==> flow/design.v <==
module sig_16_hw #(parameter K=16,DWIDTH=32,EXPONENT_WIDTH=8, BIAS=8'd127)(input [DWIDTH-1:0] x_in,input clk,start,rst,output reg valid, output [DWIDTH-1:0] y_out);
wire [EXPONENT_WIDTH-1:0] exp_wo_bias,exp_wo_bias_1st;									
wire [K-1:0] c_out;
wire [DWIDTH-1:0] rm_data,rm_pos_1,rm_neg_1;
wire [9:0] cmp_ip,c1_in2,c2_in2,c3_in2,c4_in2,c5_in2,c6_in2,c7_in2,c8_in2,c9_in2,c10_in2,c11_in2,c12_in2,c13_in2,c14_in2,c15_in2,c16_in2;			 
wire cmp_op;
reg x_gre_3,x_neg_pos,x_sp_case,x_sp_case_2nd;
reg x_neg_pos_1st,x_neg_pos_2nd;
reg x_gre_3_2nd;
reg ip_adder_ready;
wire x_gre_3_1st;
wire [$clog2(K)-1:0] pe_addr;
wire [1:0] sp_addr;
wire sp_case;
wire [DWIDTH-1:0] sp_data,rm_neg_calculate_data,rm_neg_data;
wire [EXPONENT_WIDTH+4:0] cmp_ip_1st;
wire [DWIDTH-1:0] rm_neg_05,rm_pos_05;
wire valid_sub_1st,valid_sub_2nd;
reg start_ip;
reg [DWIDTH-1:0] x;
parameter IDLE_WAIT=3'd0,START=3'd1,ADD_WAIT=3'd2,WAIT_1=3'd3,WAIT_2=3'd4,DONE=3'd5;
reg [2:0] present_state, next_state;
wire adder_rst;
assign exp_wo_bias_1st= (x[DWIDTH-2:DWIDTH-EXPONENT_WIDTH-1] - BIAS);							 
assign exp_wo_bias= exp_wo_bias_1st[EXPONENT_WIDTH-1]?(~(exp_wo_bias_1st)+1'b1):(exp_wo_bias_1st);		
assign cmp_ip_1st= exp_wo_bias_1st[EXPONENT_WIDTH-1]?({3'b000,{1'b1,x[DWIDTH-EXPONENT_WIDTH-2:DWIDTH-EXPONENT_WIDTH-11]}>>exp_wo_bias}):(({3'b001,x[DWIDTH-EXPONENT_WIDTH-2:DWIDTH-EXPONENT_WIDTH-11]})<<exp_wo_bias);																																																												  
assign cmp_ip = cmp_ip_1st[EXPONENT_WIDTH+4:3];
assign rm_pos_1=32'b00111111100000000000000000000000;
assign rm_neg_1=32'b00000000000000000000000000000000;
assign rm_neg_05=32'b10111111000000000000000000000000;  
assign rm_pos_05=32'b00111111000000000000000000000000;  
assign y_out=(valid)?(x_sp_case)?sp_data:(x_neg_pos)?(~x_gre_3)?rm_neg_data:rm_neg_1:(~x_gre_3)?rm_data:rm_pos_1:32'h00000000;	 
assign c1_in2 = 10'b0000100101;		 
assign c2_in2 = 10'b0001001010;		 
assign c3_in2 = 10'b0001110000;		 
assign c4_in2 = 10'b0010010101;		 
assign c5_in2 = 10'b0010111011;		 
assign c6_in2 = 10'b0011100000;		 
assign c7_in2 = 10'b0100000110;		 
assign c8_in2 = 10'b0100101011;		 
assign c9_in2 = 10'b0101010001;		 
assign c10_in2 = 10'b0101110111;	 
assign c11_in2 = 10'b0110011110;	 
assign c12_in2 = 10'b0111000101;	 
assign c13_in2 = 10'b0111101101;	 
assign c14_in2 = 10'b1000010111;	 
assign c15_in2 = 10'b1001000110;	 
assign c16_in2 = 10'b1010000000;	 
single_float_adder #(.DWIDTH(DWIDTH),.EXPONENT_WIDTH(EXPONENT_WIDTH),.BIAS(BIAS)) subtractor_neg_1st(.a(rm_data[DWIDTH-1:0]),.b(rm_neg_05),.clk(clk),.rst(adder_rst),.ip_ready(ip_adder_ready),.sum(rm_neg_calculate_data),.valid(valid_sub_1st));
single_float_adder #(.DWIDTH(DWIDTH),.EXPONENT_WIDTH(EXPONENT_WIDTH),.BIAS(BIAS)) subtractor_neg_2nd(.a(rm_pos_05),.b({1'b1,rm_neg_calculate_data[DWIDTH-2:0]}),.clk(clk),.rst(adder_rst),.ip_ready(valid_sub_1st),.sum(rm_neg_data),.valid(valid_sub_2nd));
special_cases #(.DWIDTH(DWIDTH),.EXPONENT_WIDTH(EXPONENT_WIDTH),.K_CLUSTER(K)) sp (.sp_case_in(x),.exp_wo_bias_1st(exp_wo_bias_1st),.exp_wo_bias(exp_wo_bias),.sp_case_clk(clk),.sp_case(sp_case),.sp_case_addr(sp_addr),.x_gre_3(x_gre_3_1st));
comparator #(.CWIDTH(10)) c1 (.c_in1(cmp_ip),.c_in2(c1_in2),.c_clk(clk),.c_rst(rst),.c_out(c_out[0]));
comparator #(.CWIDTH(10)) c2 (.c_in1(cmp_ip),.c_in2(c2_in2),.c_clk(clk),.c_rst(rst),.c_out(c_out[1]));		 
comparator #(.CWIDTH(10)) c3 (.c_in1(cmp_ip),.c_in2(c3_in2),.c_clk(clk),.c_rst(rst),.c_out(c_out[2]));
comparator #(.CWIDTH(10)) c4 (.c_in1(cmp_ip),.c_in2(c4_in2),.c_clk(clk),.c_rst(rst),.c_out(c_out[3]));
comparator #(.CWIDTH(10)) c5 (.c_in1(cmp_ip),.c_in2(c5_in2),.c_clk(clk),.c_rst(rst),.c_out(c_out[4]));
comparator #(.CWIDTH(10)) c6 (.c_in1(cmp_ip),.c_in2(c6_in2),.c_clk(clk),.c_rst(rst),.c_out(c_out[5]));
comparator #(.CWIDTH(10)) c7 (.c_in1(cmp_ip),.c_in2(c7_in2),.c_clk(clk),.c_rst(rst),.c_out(c_out[6]));
comparator #(.CWIDTH(10)) c8 (.c_in1(cmp_ip),.c_in2(c8_in2),.c_clk(clk),.c_rst(rst),.c_out(c_out[7]));
comparator #(.CWIDTH(10)) c9 (.c_in1(cmp_ip),.c_in2(c9_in2),.c_clk(clk),.c_rst(rst),.c_out(c_out[8]));
comparator #(.CWIDTH(10)) c10 (.c_in1(cmp_ip),.c_in2(c10_in2),.c_clk(clk),.c_rst(rst),.c_out(c_out[9]));
comparator #(.CWIDTH(10)) c11 (.c_in1(cmp_ip),.c_in2(c11_in2),.c_clk(clk),.c_rst(rst),.c_out(c_out[10]));
comparator #(.CWIDTH(10)) c12 (.c_in1(cmp_ip),.c_in2(c12_in2),.c_clk(clk),.c_rst(rst),.c_out(c_out[11]));
comparator #(.CWIDTH(10)) c13 (.c_in1(cmp_ip),.c_in2(c13_in2),.c_clk(clk),.c_rst(rst),.c_out(c_out[12]));
comparator #(.CWIDTH(10)) c14 (.c_in1(cmp_ip),.c_in2(c14_in2),.c_clk(clk),.c_rst(rst),.c_out(c_out[13]));
comparator #(.CWIDTH(10)) c15 (.c_in1(cmp_ip),.c_in2(c15_in2),.c_clk(clk),.c_rst(rst),.c_out(c_out[14]));
comparator #(.CWIDTH(10)) c16 (.c_in1(cmp_ip),.c_in2(c16_in2),.c_clk(clk),.c_rst(rst),.c_out(c_out[15]));
priority_encoder #(.K_CLUSTER(K)) pe (.pe_in(c_out),.pe_out(pe_addr));		 
mem_rom_data #(.K_CLUSTER(K),.DWIDTH(DWIDTH)) rm (.rm_addr(pe_addr),.rm_clk(clk),.rm_rst(rst),.rm_data(rm_data));		 
mem_rom_sp_case #(.K_CLUSTER(K),.DWIDTH(DWIDTH)) mrsp (.sp_addr(sp_addr),.sp_clk(clk),.sp_case(sp_case),.sp_data(sp_data));
always@(posedge clk)
begin
if(rst)
	begin start_ip<=1'b0;  end
else
	begin  start_ip<=start;
	if(start)
		x<=x_in;
	end
end
always @(posedge clk)
begin
if(rst)
	begin x_neg_pos_1st<=1'b0; end
else
	begin  x_neg_pos_1st<=x[31]; end
end
always @(posedge clk)
begin
if(rst)
	begin  x_neg_pos_2nd<=1'b0;  x_sp_case_2nd<=1'b0; x_gre_3_2nd<=1'b0; end
else
	begin  x_neg_pos_2nd<=x_neg_pos_1st;  x_sp_case_2nd<=sp_case; x_gre_3_2nd<=x_gre_3_1st;  end
end
always @(posedge clk)
begin
if(rst)
	begin x_neg_pos<=1'b0;  x_sp_case<=1'b0; x_gre_3<=1'b0; end
else
	begin x_neg_pos<=x_neg_pos_2nd; x_sp_case<=x_sp_case_2nd; x_gre_3<=x_gre_3_2nd;end
end
always@(*)
begin
if(rst)
	ip_adder_ready=1'b0;
else
	ip_adder_ready=(present_state==START && start_ip)?(x_sp_case)?0:(x_neg_pos)?(~x_gre_3)?1:0:0:0 ;
end
always @(posedge clk)
begin
if(rst)
	present_state<=0;
else
	present_state<=next_state;
end
assign adder_rst = rst | (present_state==IDLE_WAIT);	 
always @(*)
begin
	case(present_state)
	IDLE_WAIT:begin if(start_ip) begin valid=0; next_state=WAIT_1; end
					else begin valid=0; next_state=IDLE_WAIT; end
			end
	WAIT_1:begin if(!start_ip) begin valid=0; next_state=IDLE_WAIT; end
				else begin valid=0; next_state=WAIT_2; end
		end
	WAIT_2:begin if(!start_ip) begin valid=0; next_state=IDLE_WAIT; end
				else begin valid=0; next_state=START; end
		end
	START:begin if(!start_ip) begin valid=0; next_state=IDLE_WAIT; end
				else if(x_sp_case) begin valid=1; next_state=DONE; end
				else if(x_gre_3) begin valid=1; next_state=DONE; end
				else if(!x_neg_pos) begin valid=1; next_state=DONE; end
				else begin valid=0; next_state=ADD_WAIT; end
		end
	ADD_WAIT:begin if(!start_ip) begin valid=0; next_state=IDLE_WAIT; end
			else if(valid_sub_2nd)begin valid=1; next_state=DONE; end
			else begin valid=0; next_state=ADD_WAIT; end
		end
	DONE:begin if(!start_ip) begin valid=0; next_state=IDLE_WAIT; end
			else begin valid=0; next_state=DONE; end
		end
	default:begin valid=0; next_state=IDLE_WAIT; end
	endcase
end
endmodule
module comparator #(parameter CWIDTH=6)(input [CWIDTH-1:0] c_in1,c_in2, input c_clk,c_rst, output reg c_out);
always @ (posedge c_clk)
begin
if(c_rst)
	c_out <= 0;
else if(c_in1<c_in2)						 
	c_out <= 1;
else
	c_out <= 0;
end
endmodule
module priority_encoder #(parameter K_CLUSTER=4)(input [K_CLUSTER-1:0] pe_in, output reg [$clog2(K_CLUSTER)-1:0] pe_out);
always@(*)
begin
casex(pe_in)
	16'bxxxxxxxxxxxxxxx1: pe_out=4'b0000;
	16'bxxxxxxxxxxxxxx10: pe_out=4'b0001;					 
	16'bxxxxxxxxxxxxx100: pe_out=4'b0010;
	16'bxxxxxxxxxxxx1000: pe_out=4'b0011;
	16'bxxxxxxxxxxx10000: pe_out=4'b0100;	
	16'bxxxxxxxxxx100000: pe_out=4'b0101;
	16'bxxxxxxxxx1000000: pe_out=4'b0110;
	16'bxxxxxxxx10000000: pe_out=4'b0111;
	16'bxxxxxxx100000000: pe_out=4'b1000;
	16'bxxxxxx1000000000: pe_out=4'b1001;
	16'bxxxxx10000000000: pe_out=4'b1010;
	16'bxxxx100000000000: pe_out=4'b1011;
	16'bxxx1000000000000: pe_out=4'b1100;
	16'bxx10000000000000: pe_out=4'b1101;
	16'bx100000000000000: pe_out=4'b1110;
	16'b1000000000000000: pe_out=4'b1111;
	default: pe_out=4'b1111;
endcase
end
endmodule
module mem_rom_data #(parameter K_CLUSTER=4,DWIDTH=32)(input [$clog2(K_CLUSTER)-1:0] rm_addr, input rm_clk, rm_rst, output reg [DWIDTH-1:0] rm_data);
	always @(posedge rm_clk)
	begin
	if(rm_rst)
		rm_data <= 0;
	else
		case(rm_addr)
			4'b0000: rm_data<=32'b00111111000010010101010010101110;	 
			4'b0001: rm_data<=32'b00111111000110111001100100011001;	 
			4'b0010: rm_data<=32'b00111111001011001100000001001101;	 
			4'b0011: rm_data<=32'b00111111001111000011111000101001;	 
			4'b0100: rm_data<=32'b00111111010010011100000101100000;	 
			4'b0101: rm_data<=32'b00111111010101010011000101000100;	 
			4'b0110: rm_data<=32'b00111111010111101010000111110000;	 
			4'b0111: rm_data<=32'b00111111011001100100001111001001;	 
			4'b1000: rm_data<=32'b00111111011011000101010010111110;  
			4'b1001: rm_data<=32'b00111111011100010001011000000000;  
			4'b1010: rm_data<=32'b00111111011101001100010101111000;  
			4'b1011: rm_data<=32'b00111111011101111001101100001010;  
			4'b1100: rm_data<=32'b00111111011110011100011110101001;  
			4'b1101: rm_data<=32'b00111111011110110111010100110001;  
			4'b1110: rm_data<=32'b00111111011111001100011010001000;  
			4'b1111: rm_data<=32'b00111111011111011101011101101100;  
		endcase
	end
endmodule
module special_cases #(parameter DWIDTH=32,EXPONENT_WIDTH=8,K_CLUSTER=4)(input [DWIDTH-1:0] sp_case_in,input [EXPONENT_WIDTH-1:0] exp_wo_bias,exp_wo_bias_1st,input sp_case_clk, output reg [1:0] sp_case_addr, output reg sp_case,x_gre_3);
always@(posedge sp_case_clk)
begin
if(sp_case_in[DWIDTH-2:DWIDTH-EXPONENT_WIDTH-1]==0 && sp_case_in[DWIDTH-EXPONENT_WIDTH-2:0]==0)
	begin
	x_gre_3<=0;
	sp_case<=1; 							 
	sp_case_addr<=2'b00;
	end
else if(sp_case_in[DWIDTH-2:DWIDTH-EXPONENT_WIDTH-1]==255 && sp_case_in[DWIDTH-EXPONENT_WIDTH-2:0]==0 && sp_case_in[DWIDTH-1]==0)
	begin
	x_gre_3<=0;
	sp_case<=1;							 
	sp_case_addr<=2'b01;
	end
else if(sp_case_in[DWIDTH-2:DWIDTH-EXPONENT_WIDTH-1]==255 && sp_case_in[DWIDTH-EXPONENT_WIDTH-2:0]==0 && sp_case_in[DWIDTH-1]==1)
	begin
	x_gre_3<=0;
	sp_case<=1;							 
	sp_case_addr<=2'b10;
	end
else if(sp_case_in[DWIDTH-2:DWIDTH-EXPONENT_WIDTH-1]==0 && sp_case_in[DWIDTH-EXPONENT_WIDTH-2:0]!=0)	
	begin
	x_gre_3<=0;
	sp_case<=1;							 
	sp_case_addr<=2'b00;
	end
else if(sp_case_in[DWIDTH-2:DWIDTH-EXPONENT_WIDTH-1]==255 && sp_case_in[DWIDTH-EXPONENT_WIDTH-2:0]!=0)
	begin
	x_gre_3<=0;
	sp_case<=1;							 
	sp_case_addr<=2'b11;
	end	
else if(exp_wo_bias_1st[EXPONENT_WIDTH-1]==1)
	begin
	x_gre_3<=0;
	sp_case<=0;
	sp_case_addr<=2'b00;
	end
else if(exp_wo_bias==2 && sp_case_in[DWIDTH-EXPONENT_WIDTH-2:0]>=2097152  || exp_wo_bias>=3)	 
	begin																	 
	x_gre_3<=1;
	sp_case<=0;
	sp_case_addr<=2'b00;
	end
else 
	begin
	x_gre_3<=0;
	sp_case<=0;
	sp_case_addr<=2'b00;
	end
end
endmodule
module mem_rom_sp_case #(parameter K_CLUSTER=4,DWIDTH=32)(input [1:0] sp_addr, input sp_clk, sp_case, output reg [DWIDTH-1:0] sp_data);
	always @(posedge sp_clk)
	begin
	if(!sp_case)
		sp_data <= 0;						 
	else
		case(sp_addr)
			2'b00: sp_data<=32'b00111111000000000000000000000000;				 
			2'b01: sp_data<=32'b00111111100000000000000000000000;				 
			2'b10: sp_data<=32'b00000000000000000000000000000000;				 
			2'b11: sp_data<=32'h7fc00000;				 
		endcase
	end
endmodule
module single_float_adder #(parameter DWIDTH=32,EXPONENT_WIDTH=8,BIAS=8'd127)(input [DWIDTH-1:0]a,b,input ip_ready,rst,clk,output reg valid, output [DWIDTH-1:0]sum);
reg a_sign,b_sign;
reg [EXPONENT_WIDTH-1:0] a_exp,b_exp;
reg [DWIDTH-EXPONENT_WIDTH-1:0] a_mantissa,b_mantissa;	 
reg [EXPONENT_WIDTH:0] sub_exp;
reg [EXPONENT_WIDTH-1:0] abs_diff;
reg [DWIDTH-EXPONENT_WIDTH:0] sum_mantissa_add_sub;					
reg [DWIDTH-EXPONENT_WIDTH-1:0] a_mantissa_shift,b_mantissa_shift;	 
reg final_sign,next_sign;															
reg [EXPONENT_WIDTH-1:0] final_exp,next_exp;
reg [DWIDTH-EXPONENT_WIDTH:0] final_mantissa,next_mantissa;
reg valid_sig;
reg [1:0] PS,NS;
parameter IDLE=2'b00;
parameter ADD=2'b01;
parameter NORMALIZE=2'b10;
wire sub_borrow,sum_carry;
assign sum= {final_sign,final_exp,final_mantissa[22:0]};
assign sub_borrow = sum_mantissa_add_sub[24] & (a_sign ^ b_sign);	 
assign sum_carry = final_mantissa[24] & !(a_sign^b_sign);
always@(posedge clk)
begin
	if(PS==IDLE)
		begin
		a_sign<=a[DWIDTH-1];
		b_sign<=b[DWIDTH-1];
		a_exp<=a[DWIDTH-2:DWIDTH-EXPONENT_WIDTH-1];			 
		b_exp<=b[DWIDTH-2:DWIDTH-EXPONENT_WIDTH-1];
		a_mantissa<={1'b1,a[DWIDTH-EXPONENT_WIDTH-2:0]};
		b_mantissa<={1'b1,b[DWIDTH-EXPONENT_WIDTH-2:0]};
		end
end
always@(posedge clk)
begin
	if(rst)
		begin
			final_exp<=0;
			final_sign<=0;
			final_mantissa<=0;
			valid<=0;
			PS<= 0;
		end
	else
		begin
			PS<=NS;
			final_exp<= next_exp;
			final_sign <= next_sign;
			final_mantissa<= next_mantissa;
			valid <= valid_sig;
		end
end
always @(*)
begin
sub_exp=0;
abs_diff=0;
a_mantissa_shift=0;
b_mantissa_shift=0;
next_exp=0;
sum_mantissa_add_sub=0;
next_mantissa=0;
next_sign=0;
valid_sig=0;
NS=IDLE;
case(PS)
IDLE:begin
		valid_sig=0;
		NS=(ip_ready)?ADD:IDLE;
	end
ADD:begin
		sub_exp =  a_exp-b_exp;				 
		abs_diff = sub_exp[EXPONENT_WIDTH]?~(sub_exp[EXPONENT_WIDTH-1:0])+1'b1:sub_exp[EXPONENT_WIDTH-1:0];	 
		a_mantissa_shift = sub_exp[EXPONENT_WIDTH]?a_mantissa >> abs_diff: a_mantissa;		 
		b_mantissa_shift = sub_exp[EXPONENT_WIDTH]?b_mantissa : b_mantissa >> abs_diff;
		next_exp = sub_exp[EXPONENT_WIDTH] ? b_exp:a_exp;			 
		sum_mantissa_add_sub=!(a_sign^b_sign)?a_mantissa_shift+b_mantissa_shift:(a_sign)?b_mantissa_shift-a_mantissa_shift:(b_sign)?a_mantissa_shift-b_mantissa_shift:0;  
		next_mantissa=(sub_borrow) ? ~(sum_mantissa_add_sub)+1'b1 : sum_mantissa_add_sub;	 
		next_sign = ((a_sign & b_sign) || sub_borrow);	 
		valid_sig=0;
		NS=NORMALIZE;
	end
NORMALIZE:begin
			next_exp= final_mantissa[23]? final_exp:(sum_carry)? final_exp+1'b1:final_exp-1'b1;
			next_mantissa=final_mantissa[23]?final_mantissa:(sum_carry)?final_mantissa>>1:final_mantissa<<1;
			valid_sig=final_mantissa[23]?1:0;
			NS = final_mantissa[23]?IDLE:NORMALIZE;
		end
default:begin
		valid_sig=0;
		NS=IDLE;
	end
endcase
end
endmodule
Step by step through the tools: sig_16_hw
What the tools print for sig_16_hw, step after step.
Line numbers count from 1 in the design file above.
{"block": "setup", "design": "sig_16_hw", "clock_port": "clk", "lib": "sky130hd", "corner": "tt_025C_1v80"}

Word level
Yosys after proc, flatten, opt, wreduce and memory -nomap, before mapping. Memory bits, and registers merged into a memory's read port (data or address), are not among the register bits. Print and check cells are not counted. Equal cells are merged and count once.
Memory sizes are those after Yosys's memory passes, which may raise the word count (mostly to a power of two), join words into wider ones and drop unused or constant bits.
{"block": "bits", "ff_bits": 261, "mem_bits_ro": 368, "clocked_rd_ports_x_width": 23, "memories": 1, "inputBits": 35, "wordCells": 236}
{"block": "memory_table", "memory": "(no name shown)", "words": 16, "word_bits": 23, "rd": 1, "write_ports": 0, "line_no": 187, "rtl": "case(rm_addr)"}
{"block": "classes", "add_sub_neg": 14, "compare": 17, "eq_ne": 30, "n_shift": 6, "muxes": 84, "n_logic": 14, "reduce_logical": 23}
{"block": "op_table", "cell": "2-to-1 mux 24 bit", "n": 7}
{"block": "op_table", "cell": "2-to-1 mux 32 bit", "n": 5}
{"block": "op_table", "cell": "case mux 32 bit (select 4 bit)", "n": 1}
{"block": "op_table", "cell": "2-to-1 mux 25 bit", "n": 5}
{"block": "op_table", "cell": "less-than comparator 10 x 9 -> 1 bit with constant B", "n": 7}
{"block": "op_table", "cell": "2-to-1 mux 8 bit", "n": 8}
{"block": "op_table", "cell": "case mux 4 bit (select 15 bit)", "n": 1}
{"block": "op_table", "cell": "subtractor 24 x 24 -> 25 bit", "n": 2}
{"block": "op_table", "cell": "case mux 25 bit (select 2 bit)", "n": 1}
{"block": "op_table", "cell": ">> shifter 24 x 8 -> 24 bit", "n": 2}
{"block": "op_table", "cell": ">> shifter 24 x 8 -> 24 bit with constant A", "n": 2}
{"block": "op_table", "cell": "case mux 24 bit (select 2 bit)", "n": 1}
{"block": "op_table", "cell": "2-to-1 mux 1 bit", "n": 34}
{"block": "op_table", "cell": "adder 8 x 1 -> 8 bit with constant B", "n": 4}
{"block": "op_table", "cell": "case mux 8 bit (select 2 bit)", "n": 2}
{"block": "op_table", "cell": "less-than comparator 10 x 8 -> 1 bit with constant B", "n": 3}
{"block": "op_table", "cell": "adder 24 x 24 -> 25 bit", "n": 1}
{"block": "op_table", "cell": "adder 25 x 1 -> 25 bit with constant B", "n": 1}
{"block": "op_table", "cell": "NOT 25 bit", "n": 1}
{"block": "op_table", "cell": "adder 24 x 1 -> 24 bit with constant B", "n": 1}
{"block": "op_table", "cell": "NOT 24 bit", "n": 1}
{"block": "op_table", "cell": "NOT 8 bit", "n": 3}
{"block": "op_table", "cell": "2-to-1 mux 3 bit", "n": 8}
{"block": "op_table", "cell": "greater-or-equal comparator 23 x 22 -> 1 bit with constant B", "n": 1}
{"block": "op_table", "cell": "zero test 23 bit", "n": 1}
{"block": "op_table", "cell": "nonzero test 23 bit", "n": 1}
{"block": "op_table", "cell": "less-than comparator 10 bit with constant B", "n": 2}
{"block": "op_table", "cell": "less-than comparator 10 x 7 -> 1 bit with constant B", "n": 2}
Other operator kinds: 44; their cells: 80.

Longest topological paths
Yosys ltp: most cells in a row. Word level: on the elaborated netlist, between registers, memories and ports. Mapped: between sequential cells and ports; inverters and the memories' decode and read muxes count.
{"block": "logic_depth", "word_depth": 12, "ABC_AREA": 0, "ltp_mapped": 27}

Netlist
Yosys stat after the flow's synthesis: flattened, memories mapped to cells. It holds for the ABC_AREA given above (unset counts as 0); a run with the other value may have another netlist.
The area totals of this step are shown rounded.
{"block": "mapped", "cells": 1860, "yosys_area_um2": 15000, "seq_area_um2": 5300, "ff_cells": 220, "buffers": 116}
{"block": "by_type", "cell": "sky130_fd_sc_hd__dfxtp_1", "n": 133, "type_area_um2": 2.66E+03}
{"block": "by_type", "cell": "sky130_fd_sc_hd__edfxtp_1", "n": 87, "type_area_um2": 2.61E+03}
{"block": "by_type", "cell": "sky130_fd_sc_hd__a21oi_1", "n": 145, "type_area_um2": 725.696}
{"block": "by_type", "cell": "sky130_fd_sc_hd__o21ai_0", "n": 135, "type_area_um2": 675.648}
{"block": "by_type", "cell": "sky130_fd_sc_hd__mux2i_1", "n": 64, "type_area_um2": 640.614}
{"block": "by_type", "cell": "sky130_fd_sc_hd__nor2_1", "n": 164, "type_area_um2": 615.59}
{"block": "by_type", "cell": "sky130_fd_sc_hd__ha_1", "n": 49, "type_area_um2": 613.088}
{"block": "by_type", "cell": "sky130_fd_sc_hd__nand2_1", "n": 147, "type_area_um2": 551.779}
{"block": "by_type", "cell": "sky130_fd_sc_hd__xnor2_1", "n": 57, "type_area_um2": 499.229}
{"block": "by_type", "cell": "sky130_fd_sc_hd__clkbuf_1", "n": 91, "type_area_um2": 341.578}
{"block": "by_type", "cell": "sky130_fd_sc_hd__nor2b_1", "n": 48, "type_area_um2": 300.288}
{"block": "by_type", "cell": "sky130_fd_sc_hd__nand3_1", "n": 55, "type_area_um2": 275.264}
{"block": "by_type", "cell": "sky130_fd_sc_hd__nor3_1", "n": 55, "type_area_um2": 275.264}
{"block": "by_type", "cell": "sky130_fd_sc_hd__a22oi_1", "n": 36, "type_area_um2": 270.259}
{"block": "by_type", "cell": "sky130_fd_sc_hd__a211oi_1", "n": 30, "type_area_um2": 225.216}
{"block": "by_type", "cell": "sky130_fd_sc_hd__xor2_1", "n": 22, "type_area_um2": 192.685}
{"block": "by_type", "cell": "sky130_fd_sc_hd__inv_1", "n": 51, "type_area_um2": 191.434}
{"block": "by_type", "cell": "sky130_fd_sc_hd__o21a_1", "n": 23, "type_area_um2": 172.666}
Other cell types: 81; their cells: 468.
By module: a second synthesis without flattening, with its own total; a netlist apart from the flattened one above.
{"block": "hier_totals", "cells_unflattened": 4171, "area_unflattened_um2": 34000}
Rows give one instance, submodules left out.
{"block": "by_module", "mod": "single_float_adder", "n_inst": 2, "cells": 1502, "mod_area_um2": 12000, "seq_area_um2": 2700}
{"block": "by_module", "mod": "comparator #(CWIDTH=10)", "n_inst": 16, "cells": 33, "mod_area_um2": 260, "seq_area_um2": 20}
{"block": "by_module", "mod": "sig_16_hw", "n_inst": 1, "cells": 420, "mod_area_um2": 3600, "seq_area_um2": 1200}
{"block": "by_module", "mod": "mem_rom_data", "n_inst": 1, "cells": 132, "mod_area_um2": 1200, "seq_area_um2": 480}
{"block": "by_module", "mod": "mem_rom_sp_case", "n_inst": 1, "cells": 37, "mod_area_um2": 310, "seq_area_um2": 60}
{"block": "by_module", "mod": "special_cases", "n_inst": 1, "cells": 25, "mod_area_um2": 230, "seq_area_um2": 80}
{"block": "by_module", "mod": "priority_encoder #(K_CLUSTER=16)", "n_inst": 1, "cells": 25, "mod_area_um2": 150, "seq_area_um2": 0.0}

Worst setup path after synthesis
OpenSTA on the mapped netlist: ideal clock, no wires. The path of least setup slack (recovery checks aside). Input and output delay are each 20% of the period. Register names are those of the netlist, which keeps one name where synthesis merged equal registers.
{"block": "synth_path", "kind": "register -> register", "from": "register subtractor_neg_2nd.b_exp[0]", "to": "register subtractor_neg_2nd.final_mantissa[23]", "tclk_ps": 10000, "arrival_time_ps": 5541, "t_required_ps": 9876, "path_slack_ps": 4336, "delay_ps": 5665, "driving_pins": 22, "path_buffers": 3, "synth_period_reached_ps": 5664}
"delay_ps" = arrival - input delay + setup time.
"driving_pins" counts driving pins, that of a launching flip-flop among them; a cell with two outputs on the path counts twice.
"synth_period_reached_ps" is the clock period less the worst setup slack; recovery checks do not enter. This is arithmetic on one report: input and output delays are still those of the set period (20% each).
Between the ends stands the longest chain of elaborated cells between them, by number of cells; it is not shown to be the way that was timed. Of several equally long chains one is given.
A line is the first line of the expression or statement that the cell stems from. Yosys adds cells for indexed reads and writes and turns some case tables into memories.
{"block": "synth_between", "path_cell_list": "sky130_fd_sc_hd__edfxtp_1 -> sky130_fd_sc_hd__clkinv_1 -> sky130_fd_sc_hd__ha_1 -> sky130_fd_sc_hd__buf_1 -> sky130_fd_sc_hd__buf_1 -> sky130_fd_sc_hd__clkbuf_1 -> sky130_fd_sc_hd__nand3b_1 -> sky130_fd_sc_hd__o22ai_1 -> sky130_fd_sc_hd__a22oi_1 -> sky130_fd_sc_hd__o21ai_0 -> sky130_fd_sc_hd__a221oi_1 -> sky130_fd_sc_hd__ha_1 -> sky130_fd_sc_hd__nor2b_1 -> sky130_fd_sc_hd__o2111ai_1 -> sky130_fd_sc_hd__a21oi_1 -> sky130_fd_sc_hd__or2_2 -> sky130_fd_sc_hd__a211o_1 -> sky130_fd_sc_hd__a211oi_1 -> sky130_fd_sc_hd__nand4_1 -> sky130_fd_sc_hd__o41ai_1 -> sky130_fd_sc_hd__xnor2_1 -> sky130_fd_sc_hd__o22ai_1", "elab_chain_cells": 11, "cells_between": 14, "lines_between": 7, "cone_classes": "4 x add/sub; 2 x shift; 6 x mux; 2 x logic"}
{"block": "synth_lines", "item": "start, declared", "line_no": 276, "rtl": "reg [EXPONENT_WIDTH-1:0] a_exp,b_exp;"}
{"block": "synth_lines", "item": "start, assigned", "line_no": 301, "rtl": "b_exp<=b[DWIDTH-2:DWIDTH-EXPONENT_WIDTH-1];"}
{"block": "synth_lines", "item": "subtractor 7 x 8 -> 9 bit", "line_no": 343, "rtl": "sub_exp = a_exp-b_exp;"}
{"block": "synth_lines", "item": "NOT 8 bit", "line_no": 344, "rtl": "abs_diff = sub_exp[EXPONENT_WIDTH]?~(sub_exp[EXPONENT_WIDTH-1:0])+1'b1:sub_exp[EXPONENT_WIDTH-1:0];"}
{"block": "synth_lines", "item": "adder 8 x 1 -> 8 bit", "line_no": 344}
{"block": "synth_lines", "item": "2-to-1 mux 8 bit", "line_no": 344}
{"block": "synth_lines", "item": ">> shifter 24 x 8 -> 24 bit", "line_no": 345, "rtl": "a_mantissa_shift = sub_exp[EXPONENT_WIDTH]?a_mantissa >> abs_diff: a_mantissa;"}
{"block": "synth_lines", "item": "2-to-1 mux 24 bit", "line_no": 345}
{"block": "synth_lines", "item": "subtractor 24 x 24 -> 25 bit", "line_no": 348, "rtl": "sum_mantissa_add_sub=!(a_sign^b_sign)?a_mantissa_shift+b_mantissa_shift:(a_sign)?b_mantissa_shift-a_mantissa_s ..."}
{"block": "synth_lines", "item": "NOT 24 bit", "line_no": 349, "rtl": "next_mantissa=(sub_borrow) ? ~(sum_mantissa_add_sub)+1'b1 : sum_mantissa_add_sub;"}
{"block": "synth_lines", "item": "adder 24 x 1 -> 24 bit", "line_no": 349}
{"block": "synth_lines", "item": "2-to-1 mux 24 bit", "line_no": 349}
{"block": "synth_lines", "item": "case mux 24 bit (select 2 bit)", "line_no": 337, "rtl": "case(PS)"}
{"block": "synth_lines", "item": "end, assigned", "line_no": 312, "rtl": "final_mantissa<=0;"}
{"block": "synth_lines", "item": "end, assigned", "line_no": 321, "rtl": "final_mantissa<= next_mantissa;"}
{"block": "synth_lines", "item": "end, declared", "line_no": 284, "rtl": "reg [DWIDTH-EXPONENT_WIDTH:0] final_mantissa,next_mantissa;"}

Path in the finished layout
From the final timing report of flow run A: the path of least setup slack in the routed layout; clock arrival at registers is part of the times.
The path's times are printed in steps of 10 ps; the period is the one set.
{"block": "layout_path", "kind": "register -> register", "from": "register subtractor_neg_2nd.b_exp[0]", "to": "register subtractor_neg_2nd.final_mantissa[15]", "tclk_ps": 10000, "arrival_time_ps": 7930, "t_required_ps": 10420, "path_slack_ps": 2490, "driving_pins": 25, "path_buffers": 2}
Between the ends stands the longest chain of elaborated cells between them, by number of cells; it is not shown to be the way that was timed. Of several equally long chains one is given.
{"block": "layout_between", "path_cell_list": "sky130_fd_sc_hd__edfxtp_1 -> sky130_fd_sc_hd__buf_4 -> sky130_fd_sc_hd__clkinv_1 -> sky130_fd_sc_hd__ha_1 -> sky130_fd_sc_hd__nor2_1 -> sky130_fd_sc_hd__nand2_1 -> sky130_fd_sc_hd__nand2_1 -> sky130_fd_sc_hd__xor2_1 -> sky130_fd_sc_hd__buf_4 -> sky130_fd_sc_hd__nor2_1 -> sky130_fd_sc_hd__inv_1 -> sky130_fd_sc_hd__o22ai_1 -> sky130_fd_sc_hd__or2_2 -> sky130_fd_sc_hd__and2_1 -> sky130_fd_sc_hd__ha_1 -> sky130_fd_sc_hd__a21oi_1 -> sky130_fd_sc_hd__o21ai_0 -> sky130_fd_sc_hd__a21oi_1 -> sky130_fd_sc_hd__a311oi_1 -> sky130_fd_sc_hd__a311oi_1 -> sky130_fd_sc_hd__or2_1 -> sky130_fd_sc_hd__nor4_2 -> sky130_fd_sc_hd__a21oi_2 -> sky130_fd_sc_hd__xnor2_1 -> sky130_fd_sc_hd__o21ai_1", "elab_chain_cells": 11, "cells_between": 14, "lines_between": 7, "cone_classes": "4 x add/sub; 2 x shift; 6 x mux; 2 x logic"}
{"block": "layout_lines", "item": "start, declared", "line_no": 276, "rtl": "reg [EXPONENT_WIDTH-1:0] a_exp,b_exp;"}
{"block": "layout_lines", "item": "start, assigned", "line_no": 301, "rtl": "b_exp<=b[DWIDTH-2:DWIDTH-EXPONENT_WIDTH-1];"}
{"block": "layout_lines", "item": "subtractor 7 x 8 -> 9 bit", "line_no": 343, "rtl": "sub_exp = a_exp-b_exp;"}
{"block": "layout_lines", "item": "NOT 8 bit", "line_no": 344, "rtl": "abs_diff = sub_exp[EXPONENT_WIDTH]?~(sub_exp[EXPONENT_WIDTH-1:0])+1'b1:sub_exp[EXPONENT_WIDTH-1:0];"}
{"block": "layout_lines", "item": "adder 8 x 1 -> 8 bit", "line_no": 344}
{"block": "layout_lines", "item": "2-to-1 mux 8 bit", "line_no": 344}
{"block": "layout_lines", "item": ">> shifter 24 x 8 -> 24 bit", "line_no": 345, "rtl": "a_mantissa_shift = sub_exp[EXPONENT_WIDTH]?a_mantissa >> abs_diff: a_mantissa;"}
{"block": "layout_lines", "item": "2-to-1 mux 24 bit", "line_no": 345}
{"block": "layout_lines", "item": "subtractor 24 x 24 -> 25 bit", "line_no": 348, "rtl": "sum_mantissa_add_sub=!(a_sign^b_sign)?a_mantissa_shift+b_mantissa_shift:(a_sign)?b_mantissa_shift-a_mantissa_s ..."}
{"block": "layout_lines", "item": "NOT 24 bit", "line_no": 349, "rtl": "next_mantissa=(sub_borrow) ? ~(sum_mantissa_add_sub)+1'b1 : sum_mantissa_add_sub;"}
{"block": "layout_lines", "item": "adder 24 x 1 -> 24 bit", "line_no": 349}
{"block": "layout_lines", "item": "2-to-1 mux 24 bit", "line_no": 349}
{"block": "layout_lines", "item": "case mux 24 bit (select 2 bit)", "line_no": 337, "rtl": "case(PS)"}
{"block": "layout_lines", "item": "end, assigned", "line_no": 312, "rtl": "final_mantissa<=0;"}
{"block": "layout_lines", "item": "end, assigned", "line_no": 321, "rtl": "final_mantissa<= next_mantissa;"}
{"block": "layout_lines", "item": "end, declared", "line_no": 284, "rtl": "reg [DWIDTH-EXPONENT_WIDTH:0] final_mantissa,next_mantissa;"}

Hand-over note for sig_16_hw

Settings and measured results of 2 stored flow runs for module sig_16_hw (sky130hd), not sorted in any way. The constraints put input and output delay at 20% of the set period each and load the outputs with 0.01 pF.
"achieved_clock_period_ps": clock period set for the run, less the worst setup slack. It is reckoned from that one timing run; input and output delays stay at 20% of the period that was set.
"critical_path_time_ps": the worst setup path's part of the clock period (all of it between registers, 20% less for each end at a port) less its slack. A launch clock that arrives late makes it longer, a capture clock that arrives late makes it shorter.
By "total_power_mw" is meant OpenSTA's value without simulated activity: inputs other than the clock are taken to toggle once in ten clock periods, and the tool carries that through the logic.
"critical_path_time_ps" is given in steps of 10 ps.
Measured values are rounded.

Flow run A
==> flow/run.sh <==
#!/bin/bash
# the make line also repeats the synthesis and layout settings of config.mk as NAME=value (left out here)
make -C /OpenROAD-flow-scripts/flow DESIGN_CONFIG=/design/flow/config.mk WORK_HOME=/design/flow/orfs CLKGATE_MAP_FILE= finish
==> flow/config.mk <==
export PLATFORM = sky130hd
export DESIGN_NAME = sig_16_hw
export DESIGN_NICKNAME = sig_16_hw
export VERILOG_FILES = /design/flow/design.v
export SDC_FILE = /design/flow/constraint.sdc
export NUM_CORES = 4
export LEC_CHECK = 0
export CAP_MARGIN = 0
export CELL_PAD_IN_SITES_DETAIL_PLACEMENT = 0
export CELL_PAD_IN_SITES_GLOBAL_PLACEMENT = 2
export CORE_MARGIN = 2
export CORE_UTILIZATION = 40
export GPL_ROUTABILITY_DRIVEN = 0
export MAX_ROUTING_LAYER = met4
export MIN_ROUTING_LAYER = met2
export PLACE_DENSITY_LB_ADDON = 0.24
export SETUP_SLACK_MARGIN = 0.27
export SLEW_MARGIN = 15
==> flow/constraint.sdc <==
create_clock -name core_clock -period 10.0 [get_ports {clk}]
set_input_delay 2.0000 -clock core_clock [delete_from_list [all_inputs] [get_ports {clk}]]
set_output_delay 2.0000 -clock core_clock [all_outputs]
set_load 0.01 [all_outputs]

==> results of flow run A, as JSON <==
{
  "synth_chip_area_um2": 15000,
  "design_die_area_um2": 40000,
  "finalCellArea_um2": 17000,
  "finalUtil_pct": 46,
  "final_setup_ws_ps": 2500,
  "timing.setup.tns_ps": 0,
  "timing.hold.ws_ps": 430,
  "total_power_mw": 2.3,
  "achieved_clock_period_ps": 7513,
  "critical_path_time_ps": 7510,
  "timing.worst_path_kind": "register -> register"
}

Flow run B
==> flow/run.sh <==
#!/bin/bash
# the make line also repeats the synthesis and layout settings of config.mk as NAME=value (left out here)
make -C /OpenROAD-flow-scripts/flow DESIGN_CONFIG=/design/flow/config.mk WORK_HOME=/design/flow/orfs CLKGATE_MAP_FILE= finish
==> flow/config.mk <==
export PLATFORM = sky130hd
export DESIGN_NAME = sig_16_hw
export DESIGN_NICKNAME = sig_16_hw
export VERILOG_FILES = /design/flow/design.v
export SDC_FILE = /design/flow/constraint.sdc
export NUM_CORES = 4
export LEC_CHECK = 0
export CAP_MARGIN = 20
export CORE_MARGIN = 2
export CORE_UTILIZATION = 40
export GPL_ROUTABILITY_DRIVEN = 0
export GPL_TIMING_DRIVEN = 0
export SLEW_MARGIN = 20
==> flow/constraint.sdc <==
create_clock -name core_clock -period 10.0 [get_ports {clk}]
set_input_delay 2.0000 -clock core_clock [delete_from_list [all_inputs] [get_ports {clk}]]
set_output_delay 2.0000 -clock core_clock [all_outputs]
set_load 0.01 [all_outputs]

==> results of flow run B, as JSON <==
{
  "synth_chip_area_um2": 15000,
  "design_die_area_um2": 40000,
  "finalCellArea_um2": 18000,
  "finalUtil_pct": 46,
  "final_setup_ws_ps": 2600,
  "timing.setup.tns_ps": 0,
  "timing.hold.ws_ps": 430,
  "total_power_mw": 2.2,
  "achieved_clock_period_ps": 7445,
  "critical_path_time_ps": 7440,
  "timing.worst_path_kind": "register -> register"
}

End of note.
